==> flow/design.v <==
`timescale 1ns / 1ps
module CPU(result,pc_value,r0_value,rf_we,instr,rst, clk);
input clk;
input rst;
input [15:0] instr;
output [15:0] result;
output [15:0] pc_value;
output [15:0] r0_value;
output rf_we;
wire [15:0] r0;
wire [15:0]out_ireg;
wire [3:0]out_idec_to_addrRdest;
wire [3:0]out_idec_to_addrRsrc;
wire [2:0]out_idec_to_alu_select;
wire [3:0]out_immHigh_idec;
wire out_wr_en_idec;
wire out_arith_mux_select0_idec;
wire out_arith_mux_select1_idec;
wire [15:0]out_arith_mux_to_alu_input;
wire [15:0] out_rfRsrc_to_arith_mux;
wire [15:0] out_imm_sign_extended_to_arith_mux;
wire [15:0] out_imm_zero_extended_to_arith_mux;
wire [15:0]out_rfRdest_to_alu;
wire [15:0] out_alu_to_mux;
wire C,V,N,Z;
wire [15:0] out_muxload;
wire select_mux_load;
wire select_mux_mov;
wire [15:0] out_left_shifted_to_muxload_in;
wire [15:0] out_ram_to_muxload_in;
wire ram_en;
wire [15:0]out_pc;
assign pc_value = out_pc;
assign r0_value = r0;
assign rf_we = out_wr_en_idec;
wire [2:0]select_mux_which_load;
wire [15:0] out_mov_mux;
wire [15:0] out_mux_to_rf;
assign result = out_mux_to_rf;
wire [15:0] out_shifter_to_select_mux_which_load;
wire [15:0] out_mux_to_shifter_in;
wire select_which_to_shift;
wire branch;
wire jump;
wire [15:0] bj_value;
wire select_br_or_jump;
wire [15:0] out_psr;
wire [15:0]input_psr;
assign input_psr[0] = C;
assign input_psr[1] = V;
assign input_psr[2] = N;
assign input_psr[3] = Z;
assign input_psr[15:4] = 12'b0;
inde dec(ram_en, select_br_or_jump, branch, jump, select_which_to_shift, select_mux_mov, select_mux_load,select_mux_which_load,out_immHigh_idec,out_idec_to_addrRdest, out_idec_to_addrRsrc, out_idec_to_alu_select, out_wr_en_idec,out_arith_mux_select1_idec, out_arith_mux_select0_idec, out_ireg, out_psr[3:0]);
reg16 inst_reg(rst, clk, instr, out_ireg);
reg16 psr(rst, clk, input_psr, out_psr);
multiplexer_4_1 arith_mux(out_arith_mux_to_alu_input, out_rfRsrc_to_arith_mux, out_imm_sign_extended_to_arith_mux, out_imm_zero_extended_to_arith_mux, 16'b0, out_arith_mux_select1_idec, out_arith_mux_select0_idec);
Sign_Ex_Test sign_extended(out_idec_to_addrRsrc, out_immHigh_idec, out_imm_sign_extended_to_arith_mux, out_left_shifted_to_muxload_in, out_imm_zero_extended_to_arith_mux);
ALU alu(out_alu_to_mux,C,V,N,Z,out_rfRdest_to_alu,out_arith_mux_to_alu_input,out_idec_to_alu_select);
reg_file	reg_file16(rst, clk, out_wr_en_idec, out_idec_to_addrRdest, out_idec_to_addrRsrc,out_idec_to_addrRdest, out_mux_to_rf,out_rfRdest_to_alu, out_rfRsrc_to_arith_mux, r0);
multiplexer_2_1 muxload(out_muxload, out_ram_to_muxload_in,out_left_shifted_to_muxload_in , select_mux_load);
multiplexer_8_1	which_to_load_wdat_mux(out_mux_to_rf, out_alu_to_mux, out_muxload, out_mov_mux, out_shifter_to_select_mux_which_load, out_pc, 16'b1111111111111111, 16'b1111111111111111, 16'b1111111111111111, select_mux_which_load);
multiplexer_2_1 mux_mov(out_mov_mux, out_rfRsrc_to_arith_mux,out_imm_zero_extended_to_arith_mux , select_mux_mov);
multiplexer_2_1 mux_which_shift(out_mux_to_shifter_in, out_rfRsrc_to_arith_mux,out_imm_sign_extended_to_arith_mux , select_which_to_shift);
shifter shift(out_shifter_to_select_mux_which_load, out_rfRdest_to_alu, out_mux_to_shifter_in);
PC pc(clk,rst, branch, jump,bj_value, out_pc);
multiplexer_2_1 mux_brach(bj_value, out_rfRsrc_to_arith_mux, out_imm_sign_extended_to_arith_mux , select_br_or_jump);
spblockram_data ram(clk, ram_en, out_idec_to_addrRsrc, out_rfRdest_to_alu, out_ram_to_muxload_in);
endmodule
module PC(clock,rst, branch, jump,bj_value, count);
	 input clock;
	 input branch;
	 input jump;
	 input rst;
	 input [15:0]bj_value;
	 reg [15:0] new_count;  
	 output [15:0] count;  
	assign count = new_count;
	 always @(posedge rst or posedge clock) begin
	 if(rst)
	 begin
	 new_count <= 0;
	 end
	 else if(branch)
	 begin
	 new_count <= new_count + bj_value;	 
	 end
	 else if(jump)
	 begin
	 new_count <= bj_value;
	 end
	 else
	 begin
	 new_count <= new_count + 16'd1;
	 end  
    end
	 endmodule
module inde(ram_en, select_br_or_jump, branch, jump, select_which_to_shift,select_mux_mov,select_mux_load,select_mux_which_load,immHigh, rdest, rsrc, alu_out, wr_en,arith_mux_select1, arith_mux_select0, instruction, out_psr);
input [15:0] instruction;
output reg [2:0] alu_out;
output reg arith_mux_select0;
output reg arith_mux_select1;
output reg wr_en;
output reg ram_en;
output reg select_mux_load;
output reg select_mux_mov;
output reg select_which_to_shift;
output reg select_br_or_jump;
input  [3:0]out_psr;
output [3:0] rdest;
output [3:0] rsrc;
output [3:0] immHigh;
output reg [2:0]select_mux_which_load;
output reg branch;
output reg jump;
wire [3:0] op;
wire [3:0] rdest;
wire [3:0] op_ex ;
wire [3:0] rsrc ;
wire [3:0] immLow ;
assign op     = instruction[15:12];
assign rdest  = instruction[11:8];
assign op_ex  = instruction[7:4];
assign rsrc   = instruction[3:0];
assign immLow = instruction[3:0];
assign immHigh = instruction[7:4];
always @(*)
begin
	branch<=1'b0;
	jump<=1'b0;
	wr_en<=1'b0;
	ram_en<=1'b0;
	select_mux_load<=1'b0;
	select_mux_mov<=1'b0;
	select_which_to_shift<=1'b0;
	select_br_or_jump<=1'b0;
	select_mux_which_load<=3'b000;
	arith_mux_select0<=1'b0;
	arith_mux_select1<=1'b0;
	alu_out<=3'b000;
	if(op == 4'b0000)
	begin
	branch<=1'b0;
	jump<=1'b0;
	if(op_ex == 4'b1101)
	begin
	wr_en <= 1;
	select_mux_which_load <= 3'b010;
	select_mux_mov<=0;	 
	end
	else if(op_ex == 4'b1011)
	begin
	wr_en <= 0;
	select_mux_which_load <= 3'b000;
	arith_mux_select0 <= 1'b0;				 
	arith_mux_select1 <= 1'b0;	
	alu_out <= 3'b100;	 
	end
	else
	begin
	wr_en <= 1;
	select_mux_which_load <= 3'b000;
	arith_mux_select0 <= 1'b0;				 
	arith_mux_select1 <= 1'b0;	
	case(op_ex)
				4'b0101:alu_out <= 3'b000;	 
				4'b1001:alu_out <= 3'b001;	 
				4'b0001:alu_out <= 3'b010;	 
				4'b0010:alu_out <= 3'b011;	 
				4'b0011:alu_out <= 3'b100;	 
	endcase
	end
	end
	else if(op == 4'b0100)
	begin
	if (op_ex==4'b0000)
	begin
	branch<=1'b0;
	jump<=1'b0;
	wr_en <= 1; 
	select_mux_which_load <= 3'b001;
	select_mux_load<=0;	 
	ram_en <= 0;
	end	
	else if(op_ex == 4'b0100)	 
	begin
	branch<=1'b0;
	jump<=1'b0;
	wr_en <= 0; 
	ram_en <= 1;
	end
	else if (op_ex==4'b1100)
	begin
	if(rdest == 4'b0000)	 
	begin
	if(out_psr[3] == 1'b1)
	begin
	branch<=1'b0;
	jump<=1'b1;
	select_br_or_jump <= 1'b0;
	end
	else
	begin
	branch<=1'b0;
	jump<=1'b0;
	end
	end
	else if(rdest == 4'b0001)	 
	begin
	if(out_psr[3] == 1'b1)
	begin
	branch<=1'b0;
	jump<=1'b0;
	end
	else
	begin		
	branch<=1'b0;
	jump<=1'b1;
	select_br_or_jump <= 1'b0;
	end
	end
	end
	else if(op_ex==4'b1000)
	begin
	select_mux_which_load <= 3'b100; 
	wr_en <= 1;
	select_br_or_jump <= 1'b0;	
	branch<=1'b0;
	jump<=1'b1;
	end
	end
	else if(op == 4'b1111)
	begin
	branch<=1'b0;
	jump<=1'b0;
	wr_en <= 1;
	select_mux_which_load <= 3'b001;
	select_mux_load<=1;  
	ram_en <= 0;
	end
	else if(op == 4'b1101)
	begin
	branch<=1'b0;
	jump<=1'b0;
	wr_en <= 1;
	select_mux_which_load <= 3'b010;
	select_mux_mov<=1;  
	end
	else if(op == 4'b1000)
	begin
	if (op_ex==4'b0100)
	begin
	branch<=1'b0;
	jump<=1'b0;
	wr_en <= 1; 
	select_mux_which_load <= 3'b011;
	select_which_to_shift <= 0;	 
	end	
	else if (op_ex==4'b0000)
	begin
	branch<=1'b0;
	jump<=1'b0;
	wr_en <= 1; 
	select_mux_which_load <= 3'b011;
	select_which_to_shift <= 1;	 
	end	
	else if (op_ex==4'b0001)
	begin
	branch<=1'b0;
	jump<=1'b0;
	wr_en <= 1; 
	select_mux_which_load <= 3'b011;
	select_which_to_shift <= 1;	 
	end	
	end
	else if(op == 4'b1100)	 
	begin 
	if(rdest == 4'b0000)	 
	begin
	if(out_psr[3] == 1'b1)
	begin
	wr_en<= 1'b0;
	select_br_or_jump <= 1'b1;
	branch<=1'b1;
	jump<=1'b0;
	end
	else
	begin
	branch<=1'b0;
	jump<=1'b0;
	end
	end
	else if(rdest == 4'b0001)	 
	begin
	if(out_psr[3] == 1'b1)
	begin
	branch<=1'b0;
	jump<=1'b0;
	end
	else
	begin		
	select_br_or_jump <= 1'b1;
	branch<=1'b1;
	jump<=1'b0;
	end
	end
	end
	else if(op == 4'b0101)
	begin
	branch<=1'b0;
	jump<=1'b0;
	select_mux_which_load <= 3'b000;
	wr_en <= 1;
	arith_mux_select0 <= 1'b1;					 
	arith_mux_select1 <= 1'b0;	
	alu_out <= 3'b000;	 
	end
	else if(op == 4'b1001)
	begin
	branch<=1'b0;
	jump<=1'b0;
	select_mux_which_load <= 3'b000;
	wr_en <= 1;
	arith_mux_select0 <= 1'b1;					 
	arith_mux_select1 <= 1'b0;	
	alu_out <= 3'b001;	 
	end
	else if(op == 4'b1011)
	begin
	branch<=1'b0;
	jump<=1'b0;
	select_mux_which_load <= 3'b000;
	wr_en <= 0;
	arith_mux_select0 <= 1'b1;					 
	arith_mux_select1 <= 1'b0;		
	alu_out <= 3'b100;	 
	end
	else if(op == 4'b0001)
	begin
	branch<=1'b0;
	jump<=1'b0;
	select_mux_which_load <= 3'b000;
	wr_en <= 1;
	arith_mux_select0 <= 1'b0;					 
	arith_mux_select1 <= 1'b1;					 
	alu_out <= 3'b010;	 
	end
	else if(op == 4'b0010)
	begin
	branch<=1'b0;
	jump<=1'b0;
	select_mux_which_load <= 3'b000;
	wr_en <= 1;
	arith_mux_select0 <= 1'b0;					 
	arith_mux_select1 <= 1'b1;	
	alu_out <= 3'b011;	 
	end
	else if(op == 4'b0011)
	begin
	branch<=1'b0;
	jump<=1'b0;
	select_mux_which_load <= 3'b000;
	wr_en <= 1;
	arith_mux_select0 <= 1'b0;					 
	arith_mux_select1 <= 1'b1;		
	alu_out <= 3'b100;	 
	end
end
endmodule
module shifter(shifted_result, shifting_value, amount_of_shift);
input [15:0]amount_of_shift;
input [15:0]shifting_value;
output reg [15:0]shifted_result;
wire [3:0]amount ;
assign amount = amount_of_shift[3:0];
always @ (amount_of_shift or shifting_value)
begin
if(amount_of_shift[4] == 0)
begin
shifted_result <= shifting_value << amount;
end
else
begin
shifted_result <= shifting_value >> amount;
end
end
endmodule
module Sign_Ex_Test(immLow, immHigh, imm_sign_extended,left_shifted_value,zero_extended_value);
   output [15:0] imm_sign_extended;  
	output [15:0] left_shifted_value;
	output [15:0] zero_extended_value;
   input [3:0] immLow ;
	input [3:0] immHigh;
	wire [7:0]a;
	assign a = {immHigh,immLow};
	assign imm_sign_extended ={{8{a[7]}}, a};
	assign left_shifted_value={a, 8'b00000000};
	assign zero_extended_value={8'b00000000, a};
endmodule
module ALU(Y,C,V,N,Z,A,B,Op);
    output [15:0] Y;
    output C;  
    output N;  
    output V;  
    output Z;  
    input [15:0] A;
    input [15:0] B;
    input [2:0] Op;
    wire  [15:0] 	 AS, And, Or, Xor, Not, Xnor;
    wire 	 s; 
    wire 	 Vas;
    wire 	 Cas;
   carry_select_adder_subtractor addsub(AS, Cas, Vas, A, B, Op[0]);       
   andop aluand(And, A, B);                                               
   orop aluor(Or, A, B);                                                  
   xorop aluxor(Xor, A, B);                                               
   notop alunot(Not, A);                                                  
   xnorop aluxnor(Xnor, A, B);                                            
multiplexer_8_1 muxy(Y, AS, AS, And, Or, Xor, Not, Xnor, 16'b0, Op);  
   nor(s, Op[1], Op[2]);    
   and(C, Cas, s);
   and(V, Vas, s);
   and(N, Y[15], s);        
   zero z(Z, Y);            
endmodule
module andop(Y, A, B);
   output [15:0] Y;   
   input [15:0]  A;   
   input [15:0]  B;   
   and(Y[0], A[0], B[0]);
   and(Y[1], A[1], B[1]);
   and(Y[2], A[2], B[2]);
   and(Y[3], A[3], B[3]);
   and(Y[4], A[4], B[4]);
   and(Y[5], A[5], B[5]);
   and(Y[6], A[6], B[6]);
   and(Y[7], A[7], B[7]);
   and(Y[8], A[8], B[8]);
   and(Y[9], A[9], B[9]);
   and(Y[10], A[10], B[10]);
   and(Y[11], A[11], B[11]);
   and(Y[12], A[12], B[12]);
   and(Y[13], A[13], B[13]);
   and(Y[14], A[14], B[14]);
   and(Y[15], A[15], B[15]);
endmodule
module orop(Y, A, B);
   output [15:0] Y;  
   input [15:0]  A;  
   input [15:0]  B;  
   or(Y[0], A[0], B[0]);
   or(Y[1], A[1], B[1]);
   or(Y[2], A[2], B[2]);
   or(Y[3], A[3], B[3]);
   or(Y[4], A[4], B[4]);
   or(Y[5], A[5], B[5]);
   or(Y[6], A[6], B[6]);
   or(Y[7], A[7], B[7]);
   or(Y[8], A[8], B[8]);
   or(Y[9], A[9], B[9]);
   or(Y[10], A[10], B[10]);
   or(Y[11], A[11], B[11]);
   or(Y[12], A[12], B[12]);
   or(Y[13], A[13], B[13]);
   or(Y[14], A[14], B[14]);
   or(Y[15], A[15], B[15]);
endmodule
module xorop(Y, A, B);
   output [15:0] Y;  
   input [15:0]  A;  
   input [15:0]  B;  
   xor(Y[0], A[0], B[0]);
   xor(Y[1], A[1], B[1]);
   xor(Y[2], A[2], B[2]);
   xor(Y[3], A[3], B[3]);
   xor(Y[4], A[4], B[4]);
   xor(Y[5], A[5], B[5]);
   xor(Y[6], A[6], B[6]);
   xor(Y[7], A[7], B[7]);
   xor(Y[8], A[8], B[8]);
   xor(Y[9], A[9], B[9]);
   xor(Y[10], A[10], B[10]);
   xor(Y[11], A[11], B[11]);
   xor(Y[12], A[12], B[12]);
   xor(Y[13], A[13], B[13]);
   xor(Y[14], A[14], B[14]);
   xor(Y[15], A[15], B[15]);
endmodule
module notop(Y, A);
   output [15:0] Y;  
   input [15:0]  A;  
   not(Y[0], A[0]);
   not(Y[1], A[1]);
   not(Y[2], A[2]);
   not(Y[3], A[3]);
   not(Y[4], A[4]);
   not(Y[5], A[5]);
   not(Y[6], A[6]);
   not(Y[7], A[7]);
   not(Y[8], A[8]);
   not(Y[9], A[9]);
   not(Y[10], A[10]);
   not(Y[11], A[11]);
   not(Y[12], A[12]);
   not(Y[13], A[13]);
   not(Y[14], A[14]);
   not(Y[15], A[15]);
endmodule
module xnorop(Y, A, B);
   output [15:0] Y;  
   input [15:0]  A;  
   input [15:0]  B;  
   xnor(Y[0], A[0], B[0]);
   xnor(Y[1], A[1], B[1]);
   xnor(Y[2], A[2], B[2]);
   xnor(Y[3], A[3], B[3]);
   xnor(Y[4], A[4], B[4]);
   xnor(Y[5], A[5], B[5]);
   xnor(Y[6], A[6], B[6]);
   xnor(Y[7], A[7], B[7]);
   xnor(Y[8], A[8], B[8]);
   xnor(Y[9], A[9], B[9]);
   xnor(Y[10], A[10], B[10]);
   xnor(Y[11], A[11], B[11]);
   xnor(Y[12], A[12], B[12]);
   xnor(Y[13], A[13], B[13]);
   xnor(Y[14], A[14], B[14]);
   xnor(Y[15], A[15], B[15]);
endmodule
module zero(Z, A);
   output Z;         
   input [15:0]  A;  
   wire [15:0] 	 Y;  
   xnor(Y[0], A[0], 1'b0);
   xnor(Y[1], A[1], 1'b0);
   xnor(Y[2], A[2], 1'b0);
   xnor(Y[3], A[3], 1'b0);
   xnor(Y[4], A[4], 1'b0);
   xnor(Y[5], A[5], 1'b0);
   xnor(Y[6], A[6], 1'b0);
   xnor(Y[7], A[7], 1'b0);
   xnor(Y[8], A[8], 1'b0);
   xnor(Y[9], A[9], 1'b0);
   xnor(Y[10], A[10], 1'b0);
   xnor(Y[11], A[11], 1'b0);
   xnor(Y[12], A[12], 1'b0);
   xnor(Y[13], A[13], 1'b0);
   xnor(Y[14], A[14], 1'b0);
   xnor(Y[15], A[15], 1'b0);
   and(Z, Y[0], Y[1], Y[2], Y[3], Y[4],
       Y[5], Y[6], Y[7], Y[8],
       Y[9], Y[10], Y[11], Y[12],
       Y[13], Y[14], Y[15]);
endmodule
module carry_select_adder_subtractor(S, C, V, A, B, Op);
   output [15:0] S;    
   output 	 C;    
   output 	 V;    
   input [15:0]  A;    
   input [15:0]  B;    
   input 	 Op;   
   wire 	 C15;  
   wire [15:0] 	 Bx;
   xor(Bx[0], B[0], Op);
   xor(Bx[1], B[1], Op);
   xor(Bx[2], B[2], Op);
   xor(Bx[3], B[3], Op);
   xor(Bx[4], B[4], Op);
   xor(Bx[5], B[5], Op);
   xor(Bx[6], B[6], Op);
   xor(Bx[7], B[7], Op);
   xor(Bx[8], B[8], Op);
   xor(Bx[9], B[9], Op);
   xor(Bx[10], B[10], Op);
   xor(Bx[11], B[11], Op);
   xor(Bx[12], B[12], Op);
   xor(Bx[13], B[13], Op);
   xor(Bx[14], B[14], Op);
   xor(Bx[15], B[15], Op);
   xor(C, C15, Op);             
   carry_select_adder csa(S, C15, V, A, Bx, Op);   
endmodule
module carry_select_adder(S, C, V, A, B, Cin);
   output [15:0] S;    
   output 	 C;    
   output 	 V;    
   input [15:0]  A;    
   input [15:0]  B;    
   input 	 Cin;  
   wire [3:0] 	S1_0;    
   wire [3:0] 	S1_1;    
   wire [3:0] 	S2_0;    
   wire [3:0] 	S2_1;    
   wire [3:0] 	S3_0;    
   wire [3:0] 	S3_1;    
   wire 	C1_0;    
   wire 	C1_1;    
   wire 	C2_0;    
   wire 	C2_1;    
   wire 	C3_0;    
   wire 	C3_1;    
   wire 	C0;      
   wire 	C1;      
   wire 	C2;      
   wire         V0;      
   wire 	V1_0;    
   wire 	V1_1;    
   wire 	V2_0;    
   wire 	V2_1;    
   wire 	V3_0;    
   wire 	V3_1;    
   ripple_carry_adder rc_nibble_0(S[3:0], C0, V0, A[3:0], B[3:0], Cin);               
   ripple_carry_adder rc_nibble_1_carry_0(S1_0, C1_0, V1_0, A[7:4], B[7:4], 1'b0);       
   ripple_carry_adder rc_nibble_1_carry_1(S1_1, C1_1, V1_1, A[7:4], B[7:4], 1'b1);       
   ripple_carry_adder rc_nibble_2_carry_0(S2_0, C2_0, V2_0, A[11:8], B[11:8], 1'b0);     
   ripple_carry_adder rc_nibble_2_carry_1(S2_1, C2_1, V2_1, A[11:8], B[11:8], 1'b1);     
   ripple_carry_adder rc_nibble_3_carry_0(S3_0, C3_0, V3_0, A[15:12], B[15:12], 1'b0);   
   ripple_carry_adder rc_nibble_3_carry_1(S3_1, C3_1, V3_1, A[15:12], B[15:12], 1'b1);   
   multiplexer_2_1 #(1) muxc1(C1, C1_0, C1_1, C0);  
   multiplexer_2_1 #(1) muxc2(C2, C2_0, C2_1, C1);  
   multiplexer_2_1 #(1) muxc(C, C3_0, C3_1, C2);    
   multiplexer_2_1 #(1) muxv(V, V3_0, V3_1, C2);    
   multiplexer_2_1 #(4) muxs1(S[7:4], S1_0, S1_1, C0);     
   multiplexer_2_1 #(4) muxs2(S[11:8], S2_0, S2_1, C1);    
   multiplexer_2_1 #(4) muxs3(S[15:12], S3_0, S3_1, C2);   
endmodule
module ripple_carry_adder(S, C, V, A, B, Cin);
   output [3:0] S;    
   output 	C;    
   output       V;    
   input [3:0] 	A;    
   input [3:0] 	B;    
   input 	Cin;  
   wire 	C0;  
   wire 	C1;  
   wire 	C2;  
   full_adder fa0(S[0], C0, A[0], B[0], Cin);     
   full_adder fa1(S[1], C1, A[1], B[1], C0);
   full_adder fa2(S[2], C2, A[2], B[2], C1);
   full_adder fa3(S[3], C, A[3], B[3], C2);     
   xor(V, C, C2);   
endmodule
module full_adder(S, Cout, A, B, Cin);
   output S;
   output Cout;
   input  A;
   input  B;
   input  Cin;
   wire   w1;
   wire   w2;
   wire   w3;
   wire   w4;
   xor(w1, A, B);
   xor(S, Cin, w1);
   and(w2, A, B);   
   and(w3, A, Cin);
   and(w4, B, Cin);   
   or(Cout, w2, w3, w4);
endmodule
module multiplexer_2_1(X, A0, A1,S);
   parameter WIDTH=16;      
   output [WIDTH-1:0] X;    
   input [WIDTH-1:0]  A1;   
   input [WIDTH-1:0]  A0;   
   input 	      S;   
   assign X = (S == 1'b0) ? A0 : A1;
endmodule
module multiplexer_4_1(X, A0, A1, A2, A3, S1, S0);
   parameter WIDTH=16;      
   output [WIDTH-1:0] X;    
   input [WIDTH-1:0]  A3;   
   input [WIDTH-1:0]  A2;   
   input [WIDTH-1:0]  A1;   
   input [WIDTH-1:0]  A0;   
   input 	      S0;   
   input 	      S1;   
   assign X = (S1 == 0 
	       ? (S0 == 0 
		  ? A0        
		  : A1)       
	       : (S0 == 0 
		  ? A2        
		  : A3));     
endmodule
module multiplexer_8_1(X, A0, A1, A2, A3, A4, A5, A6, A7, S);
   parameter WIDTH=16;      
   output [WIDTH-1:0] X;    
   input [WIDTH-1:0]  A7;   
   input [WIDTH-1:0]  A6;   
   input [WIDTH-1:0]  A5;   
   input [WIDTH-1:0]  A4;   
   input [WIDTH-1:0]  A3;   
   input [WIDTH-1:0]  A2;   
   input [WIDTH-1:0]  A1;   
   input [WIDTH-1:0]  A0;   
   input [2:0]	      S;   
   assign X = (S[2] == 0 
	       ? (S[1] == 0 
		  ? (S[0] == 0 
		     ? A0        
		     : A1)       
		  : (S[0] == 0 
		     ? A2        
		     : A3))      
	       : (S[1] == 0 
		  ? (S[0] == 0 
		     ? A4        
		     : A5)       
		  : (S[0] == 0 
		     ? A6        
		     : A7)));    
endmodule
module reg_file(rst, clk, wr_en, rd0_addr, rd1_addr,wr_addr, wr_data,rd0_data, rd1_data, r0);
			input rst;
            input clk;
            input wr_en;
            input [3:0] rd0_addr;
            input [3:0] rd1_addr;
            input [3:0] wr_addr;
            input [15:0] wr_data;
            output [15:0] rd0_data;
            output [15:0] rd1_data;
			output [15:0] r0;
    reg [15:0] mem [15:0];
    integer i;
	 assign rd0_data = mem[rd0_addr];
	assign rd1_data = mem[rd1_addr];
	assign r0 = mem[0];
    always @(posedge rst or posedge clk)
    begin
        if (rst) begin
            for (i=0; i<16; i=i+1)
                mem[i] <= 0;
        end
        else if (wr_en) begin
            mem[wr_addr] <= wr_data;
        end
    end
endmodule
module reg16 (reset, CLK, D, Q);
input reset;
input CLK;
input [15:0] D;
output [15:0] Q;
reg [15:0] Q;
always @(posedge reset or posedge CLK)
if (reset)
Q <= 0;
else
Q <= D;
endmodule
module spblockram_data (clk, we, a, di, dout);		 
input clk;
input we;
input [3:0] a;
input [15:0] di;
output [15:0] dout;
reg [15:0] RAM[15:0];
always @(posedge clk) begin
if (we == 1'b1)
RAM[a] <= di;
end
assign dout = RAM[a];
endmodule
[Step by step through the tools: CPU]
The steps from the RTL of CPU to its reports follow in flow order.
Lines are those of the file above, counted from 1.
Not given: -
Set-up
  top module: CPU
  clock: clk
  cell library: sky130hd
  corner: tt_025C_1v80

[Elaborated design]
Counts by Yosys on the flattened word-level netlist (proc, flatten, opt, wreduce). Print and check cells are left out. Cells with the same type and inputs are merged into one.
Yosys's memory passes give these memory sizes; they may raise the number of words (mostly to a power of two), join words into wider ones and drop unused or constant bits.
Bit counts
  RAM bits: 256
  output and inout bits: 49
  word-level cells: 512
  register bits after elaboration: 292
  memory cells: 1
  input port bits: 18
Memories
  ram.RAM: words 16, width 16, read ports 1, write ports 1, RTL line 758  | reg [15:0] RAM[15:0];
Cells by class
  bitwise logic cells: 286
  multiplexer cells: 132
  shift-type cells: 2
  reductions and logical operators: 20
  equal/unequal tests: 50
  $add $sub $neg: 2
Operator list (number)
  case mux 16 bit (select 16 bit): 2
  two-way mux 16 bit: 21
  == test 4 bit with constant B: 27
  AND 1 bit: 94
  two-way mux 3 bit: 25
  two-way mux 1 bit: 75
  XOR 1 bit: 73
  bitwise OR 1 bit: 67
  NOT 1 bit: 52
  == test 4 x 3 -> 1 bit with constant B: 11
  AND reduction 2 bit: 16
  == test 4 x 2 -> 1 bit with constant B: 8
  adder 16 x 1 -> 16 bit with constant B: 1
  adder 16 bit: 1
  << shifter 16 x 4 -> 16 bit: 1
  >> shifter 16 x 4 -> 16 bit: 1
  == test 4 x 1 -> 1 bit with constant B: 4
  zero test 4 bit: 4
  two-way mux 4 bit: 4
  case mux 3 bit (select 4 bit): 1
  two-way mux 8 bit: 1
  two-way mux 5 bit: 1
  two-way mux 2 bit: 2

[Logic depth]
Longest topological path by Yosys (ltp), each cell counted once; first at word level (registers and memories cut), then after technology mapping (sequential cells cut; the memories' decode and read muxes count).
Logic depth
  word-level depth: 48
  ABC_AREA: 0
  mapped depth: 27
  depth with buffers taken out: 20

[Netlist]
Source: synth_stat.txt of the flow (Yosys; design flattened, memories mapped). It holds for the ABC_AREA given above (unset counts as 0); a run with the other value may have another netlist.
Mapped netlist
  area of sequential cells: 14919.3 um^2
  synthesis area: 31732.9 um^2
  mapped flip-flops: 545
  standard cells after synthesis: 3033
  buffer cells: 220
Cell types (number)
  sky130_fd_sc_hd__edfxtp_1: 256
  sky130_fd_sc_hd__dfrtp_1: 289
  sky130_fd_sc_hd__mux4_2: 82
  sky130_fd_sc_hd__nand2_1: 346
  sky130_fd_sc_hd__o21ai_0: 258
  sky130_fd_sc_hd__nor2_1: 237
  sky130_fd_sc_hd__a21oi_1: 172
  sky130_fd_sc_hd__ha_1: 62
  sky130_fd_sc_hd__mux2i_1: 59
  sky130_fd_sc_hd__mux2_2: 49
  sky130_fd_sc_hd__nand3_1: 76
  sky130_fd_sc_hd__buf_2: 71
  sky130_fd_sc_hd__clkbuf_1: 93
  sky130_fd_sc_hd__a22oi_1: 45
  sky130_fd_sc_hd__o211ai_1: 42
  sky130_fd_sc_hd__xnor2_1: 30
  sky130_fd_sc_hd__buf_6: 23
  sky130_fd_sc_hd__inv_1: 66
Not listed: further types 99, cells in them 777.
The figures by module come from a second, unflattened synthesis with its own total; it is not the netlist above.
Unflattened totals
  cells (unflattened synthesis): 2572
  area total of the unflattened synthesis: 34236.6 um^2
Each row is one instance without its submodules.
By module
  reg_file: area 14358.8 um^2, cells 1236, seq. area 6406.1 um^2, times used 1
  spblockram_data: area 9770.6 um^2, cells 418, seq. area 7687.4 um^2, times used 1
  multiplexer_8_1: area 1071.0 um^2, cells 57, seq. area 0.0 um^2, times used 2
  PC: area 1690.4 um^2, cells 211, seq. area 400.4 um^2, times used 1
  shifter: area 1615.3 um^2, cells 183, seq. area 0.0 um^2, times used 1
  multiplexer_2_1: area 249.0 um^2, cells 18, seq. area 0.0 um^2, times used 4
  reg16: area 404.1 um^2, cells 17, seq. area 400.4 um^2, times used 2
  full_adder: area 20.0 um^2, cells 1, seq. area 0.0 um^2, times used 28
  inde: area 454.2 um^2, cells 72, seq. area 0.0 um^2, times used 1
  multiplexer_4_1: area 424.2 um^2, cells 20, seq. area 0.0 um^2, times used 1
  Sign_Ex_Test: area 364.1 um^2, cells 49, seq. area 0.0 um^2, times used 1
  carry_select_adder_subtractor: area 180.2 um^2, cells 19, seq. area 0.0 um^2, times used 1
  xnorop: area 140.1 um^2, cells 16, seq. area 0.0 um^2, times used 1
  xorop: area 140.1 um^2, cells 16, seq. area 0.0 um^2, times used 1
Further modules, not shown: 10.

[Timing after synthesis]
Source: OpenSTA report_checks on the synthesized netlist (no wires, ideal clock, input and output delay 20% of the period each), path of least setup slack; recovery checks are left aside. Register names are those of the netlist, which keeps one name where synthesis merged equal registers.
Timing path after synthesis
  path kind: flip-flop to output port
  from: register inst_reg.Q[12]
  to: output result[15]
  stages on the path: 25
  path buffers: 7
  output delay: 1.800 ns
  arrival time: 6.037 ns
  path slack: 1.163 ns
  period: 9.0 ns
  path delay: 6.037 ns
  synthesis period reached: 7.837 ns
"path delay" is the arrival time less input delay plus setup time.
At an output port there is no setup time.
"stages on the path": output pins that drive a net of the path, with the launching flip-flop's if there is one; two outputs of one cell count as two.
"synthesis period reached" = period - worst setup slack (recovery checks aside). The figure is calculated, with input and output delays left at 20% of the set period.
The rows between start and end are the longest chain of elaborated cells between them; the timing report does not say that the signal goes this way. Where chains are equally long, one stands for them.
Each line given opens the expression or statement behind the cell; cells for indexed reads and writes are added by Yosys, which also makes memories of some case tables.
Between the ends, after synthesis
  cells stage by stage: sky130_fd_sc_hd__dfrtp_1 > sky130_fd_sc_hd__or4_1 > sky130_fd_sc_hd__buf_2 > sky130_fd_sc_hd__a211o_1 > sky130_fd_sc_hd__nand2b_1 > sky130_fd_sc_hd__buf_2 > sky130_fd_sc_hd__buf_2 > sky130_fd_sc_hd__buf_2 > sky130_fd_sc_hd__buf_2 > sky130_fd_sc_hd__buf_2 > sky130_fd_sc_hd__xnor2_1 > sky130_fd_sc_hd__fa_1 > sky130_fd_sc_hd__fa_1 > sky130_fd_sc_hd__fa_1 > sky130_fd_sc_hd__nor2_1 > sky130_fd_sc_hd__a21oi_1 > sky130_fd_sc_hd__a21oi_1 > sky130_fd_sc_hd__nand3_2 > sky130_fd_sc_hd__a2111oi_4 > sky130_fd_sc_hd__a2111oi_4 > sky130_fd_sc_hd__a211o_1 > sky130_fd_sc_hd__a211oi_2 > sky130_fd_sc_hd__o2111ai_2 > sky130_fd_sc_hd__buf_6 > sky130_fd_sc_hd__nand2_1
  cells in the longest elaborated chain: 35
  elaborated cells between the ends (all ways): 210
  those cells by class: 11 x eq/ne; 2 x shift; 72 x mux; 124 x logic; 1 x reduce/logical
RTL lines, path after synthesis
  start: declaration: RTL line 744  | output [15:0] Q;
  start: assignment: RTL line 748  | Q <= 0;
  start: assignment: RTL line 750  | Q <= D;
  == test 4 x 2 -> 1 bit: RTL line 358  | else if(op == 4'b0011)
  two-way mux 1 bit: RTL line 358
  two-way mux 1 bit: RTL line 348  | else if(op == 4'b0010)
  two-way mux 1 bit: RTL line 338  | else if(op == 4'b0001)
  two-way mux 1 bit: RTL line 328  | else if(op == 4'b1011)
  two-way mux 1 bit: RTL line 318  | else if(op == 4'b1001)
  two-way mux 1 bit: RTL line 308  | else if(op == 4'b0101)
  [20 not listed]
  two-way mux 1 bit (2 in a row): RTL line 666  | assign X = (S == 1'b0) ? A0 : A1;
  two-way mux 4 bit: RTL line 666
  two-way mux 16 bit: RTL line 698  | ? (S[1] == 0
  two-way mux 16 bit: RTL line 697  | assign X = (S[2] == 0
  two-way mux 16 bit: RTL line 699  | ? (S[0] == 0
  two-way mux 16 bit: RTL line 698
  two-way mux 16 bit: RTL line 697
  end: declaration: RTL line 6  | output [15:0] result;

[Worst path after layout]
Path of least setup slack in the final report of flow run A (OpenROAD, finished layout, wires in). Where an end is a register, its clock arrival counts in the times.
Timing path post-layout
  path kind: flip-flop to output port
  from: register inst_reg.Q[1]
  to: output result[15]
  path buffers: 4
  arrival time: 6.45 ns
  output delay: 1.48 ns
  path slack: -0.54 ns
  stages on the path: 23
  period: 7.38 ns
The rows between start and end are the longest chain of elaborated cells between them; the timing report does not say that the signal goes this way. Where chains are equally long, one stands for them.
Between the ends, post-layout
  cells stage by stage: sky130_fd_sc_hd__dfrtp_2 > sky130_fd_sc_hd__buf_6 > sky130_fd_sc_hd__nand2b_1 > sky130_fd_sc_hd__o32ai_2 > sky130_fd_sc_hd__nor4_4 > sky130_fd_sc_hd__a31oi_4 > sky130_fd_sc_hd__mux2i_4 > sky130_fd_sc_hd__xnor2_2 > sky130_fd_sc_hd__fa_2 > sky130_fd_sc_hd__fa_2 > sky130_fd_sc_hd__fa_2 > sky130_fd_sc_hd__a21oi_4 > sky130_fd_sc_hd__o2111ai_4 > sky130_fd_sc_hd__nand3_4 > sky130_fd_sc_hd__a2111oi_4 > sky130_fd_sc_hd__buf_4 > sky130_fd_sc_hd__a2111oi_4 > sky130_fd_sc_hd__nor4_2 > sky130_fd_sc_hd__a211oi_4 > sky130_fd_sc_hd__o2111ai_4 > sky130_fd_sc_hd__buf_8 > sky130_fd_sc_hd__nand2_2 > sky130_fd_sc_hd__buf_6
  cells in the longest elaborated chain: 25
  elaborated cells between the ends (all ways): 163
  those cells by class: 15 x eq/ne; 2 x shift; 21 x mux; 123 x logic; 1 x reduce/logical; 1 x memory
RTL lines, path post-layout
  start: declaration: RTL line 744  | output [15:0] Q;
  start: assignment: RTL line 748  | Q <= 0;
  start: assignment: RTL line 750  | Q <= D;
  == test 4 bit: RTL line 727  | assign rd1_data = mem[rd1_addr];
  case mux 16 bit (select 16 bit): RTL line 727
  two-way mux 16 bit: RTL line 678  | ? (S0 == 0
  two-way mux 16 bit: RTL line 677  | assign X = (S1 == 0
  XOR 1 bit: RTL line 568  | xor(Bx[4], B[4], Op);
  AND 1 bit: RTL line 655  | and(w2, A, B);
  bitwise OR 1 bit (2 in a row): RTL line 658  | or(Cout, w2, w3, w4);
  [9 not listed]
  two-way mux 1 bit (2 in a row): RTL line 666  | assign X = (S == 1'b0) ? A0 : A1;
  two-way mux 4 bit: RTL line 666
  two-way mux 16 bit: RTL line 698  | ? (S[1] == 0
  two-way mux 16 bit: RTL line 697  | assign X = (S[2] == 0
  two-way mux 16 bit: RTL line 699  | ? (S[0] == 0
  two-way mux 16 bit: RTL line 698
  two-way mux 16 bit: RTL line 697
  end: declaration: RTL line 6  | output [15:0] result;

Add stored flow runs of CPU

Measured results for CPU: 2 stored runs of the Yosys and OpenROAD flow on sky130hd. The settings differ; the order carries no meaning. The constraints put input and output delay at 20% of the set period each and load the outputs with 0.01 pF.
By "achieved clock period (ns)" is meant the clock period of the run minus its worst setup slack. This is arithmetic on one report: input and output delays are still those of the set period (20% each).

Flow files of flow run A
==> flow/run.sh <==
#!/bin/bash
# the make line also repeats the synthesis and layout settings of config.mk as NAME=value (left out here)
make -C /OpenROAD-flow-scripts/flow DESIGN_CONFIG=/design/flow/config.mk WORK_HOME=/design/flow/orfs CLKGATE_MAP_FILE= finish
==> flow/config.mk <==
export PLATFORM = sky130hd
export DESIGN_NAME = CPU
export DESIGN_NICKNAME = CPU
export VERILOG_FILES = /design/flow/design.v
export SDC_FILE = /design/flow/constraint.sdc
export NUM_CORES = 4
export LEC_CHECK = 0
export ABC_AREA = 0
export CAP_MARGIN = 35
export CORE_ASPECT_RATIO = 1.31
export CORE_MARGIN = 2
export CORE_UTILIZATION = 27
export GPL_ROUTABILITY_DRIVEN = 0
export GPL_TIMING_DRIVEN = 0
export MAX_ROUTING_LAYER = met5
export PLACE_DENSITY_LB_ADDON = 0.17
export SETUP_SLACK_MARGIN = 0.55
export SLEW_MARGIN = 35
export TNS_END_PERCENT = 100
==> flow/constraint.sdc <==
create_clock -name core_clock -period 7.38 [get_ports {clk}]
set_input_delay 1.4760 -clock core_clock [delete_from_list [all_inputs] [get_ports {clk}]]
set_output_delay 1.4760 -clock core_clock [all_outputs]
set_load 0.01 [all_outputs]

report of flow run A
yosys chip area after synthesis (um^2): 31732.9
finish__design__die__area: 120313.0
finish__design__instance__utilization: 0.3530
finish__timing__setup__ws: -0.544
achieved clock period (ns): 7.924

Flow files of flow run B
==> flow/run.sh <==
#!/bin/bash
# the make line also repeats the synthesis and layout settings of config.mk as NAME=value (left out here)
make -C /OpenROAD-flow-scripts/flow DESIGN_CONFIG=/design/flow/config.mk WORK_HOME=/design/flow/orfs CLKGATE_MAP_FILE= finish
==> flow/config.mk <==
export PLATFORM = sky130hd
export DESIGN_NAME = CPU
export DESIGN_NICKNAME = CPU
export VERILOG_FILES = /design/flow/design.v
export SDC_FILE = /design/flow/constraint.sdc
export NUM_CORES = 4
export LEC_CHECK = 0
export CAP_MARGIN = 20
export CORE_MARGIN = 2
export CORE_UTILIZATION = 40
export PLACE_DENSITY = 0.6
export SLEW_MARGIN = 20
==> flow/constraint.sdc <==
create_clock -name core_clock -period 8.94 [get_ports {clk}]
set_input_delay 1.7880 -clock core_clock [delete_from_list [all_inputs] [get_ports {clk}]]
set_output_delay 1.7880 -clock core_clock [all_outputs]
set_load 0.01 [all_outputs]

report of flow run B
yosys chip area after synthesis (um^2): 31732.9
finish__design__die__area: 81601.6
finish__design__instance__utilization: 0.4590
finish__timing__setup__ws: 0.238
achieved clock period (ns): 8.702
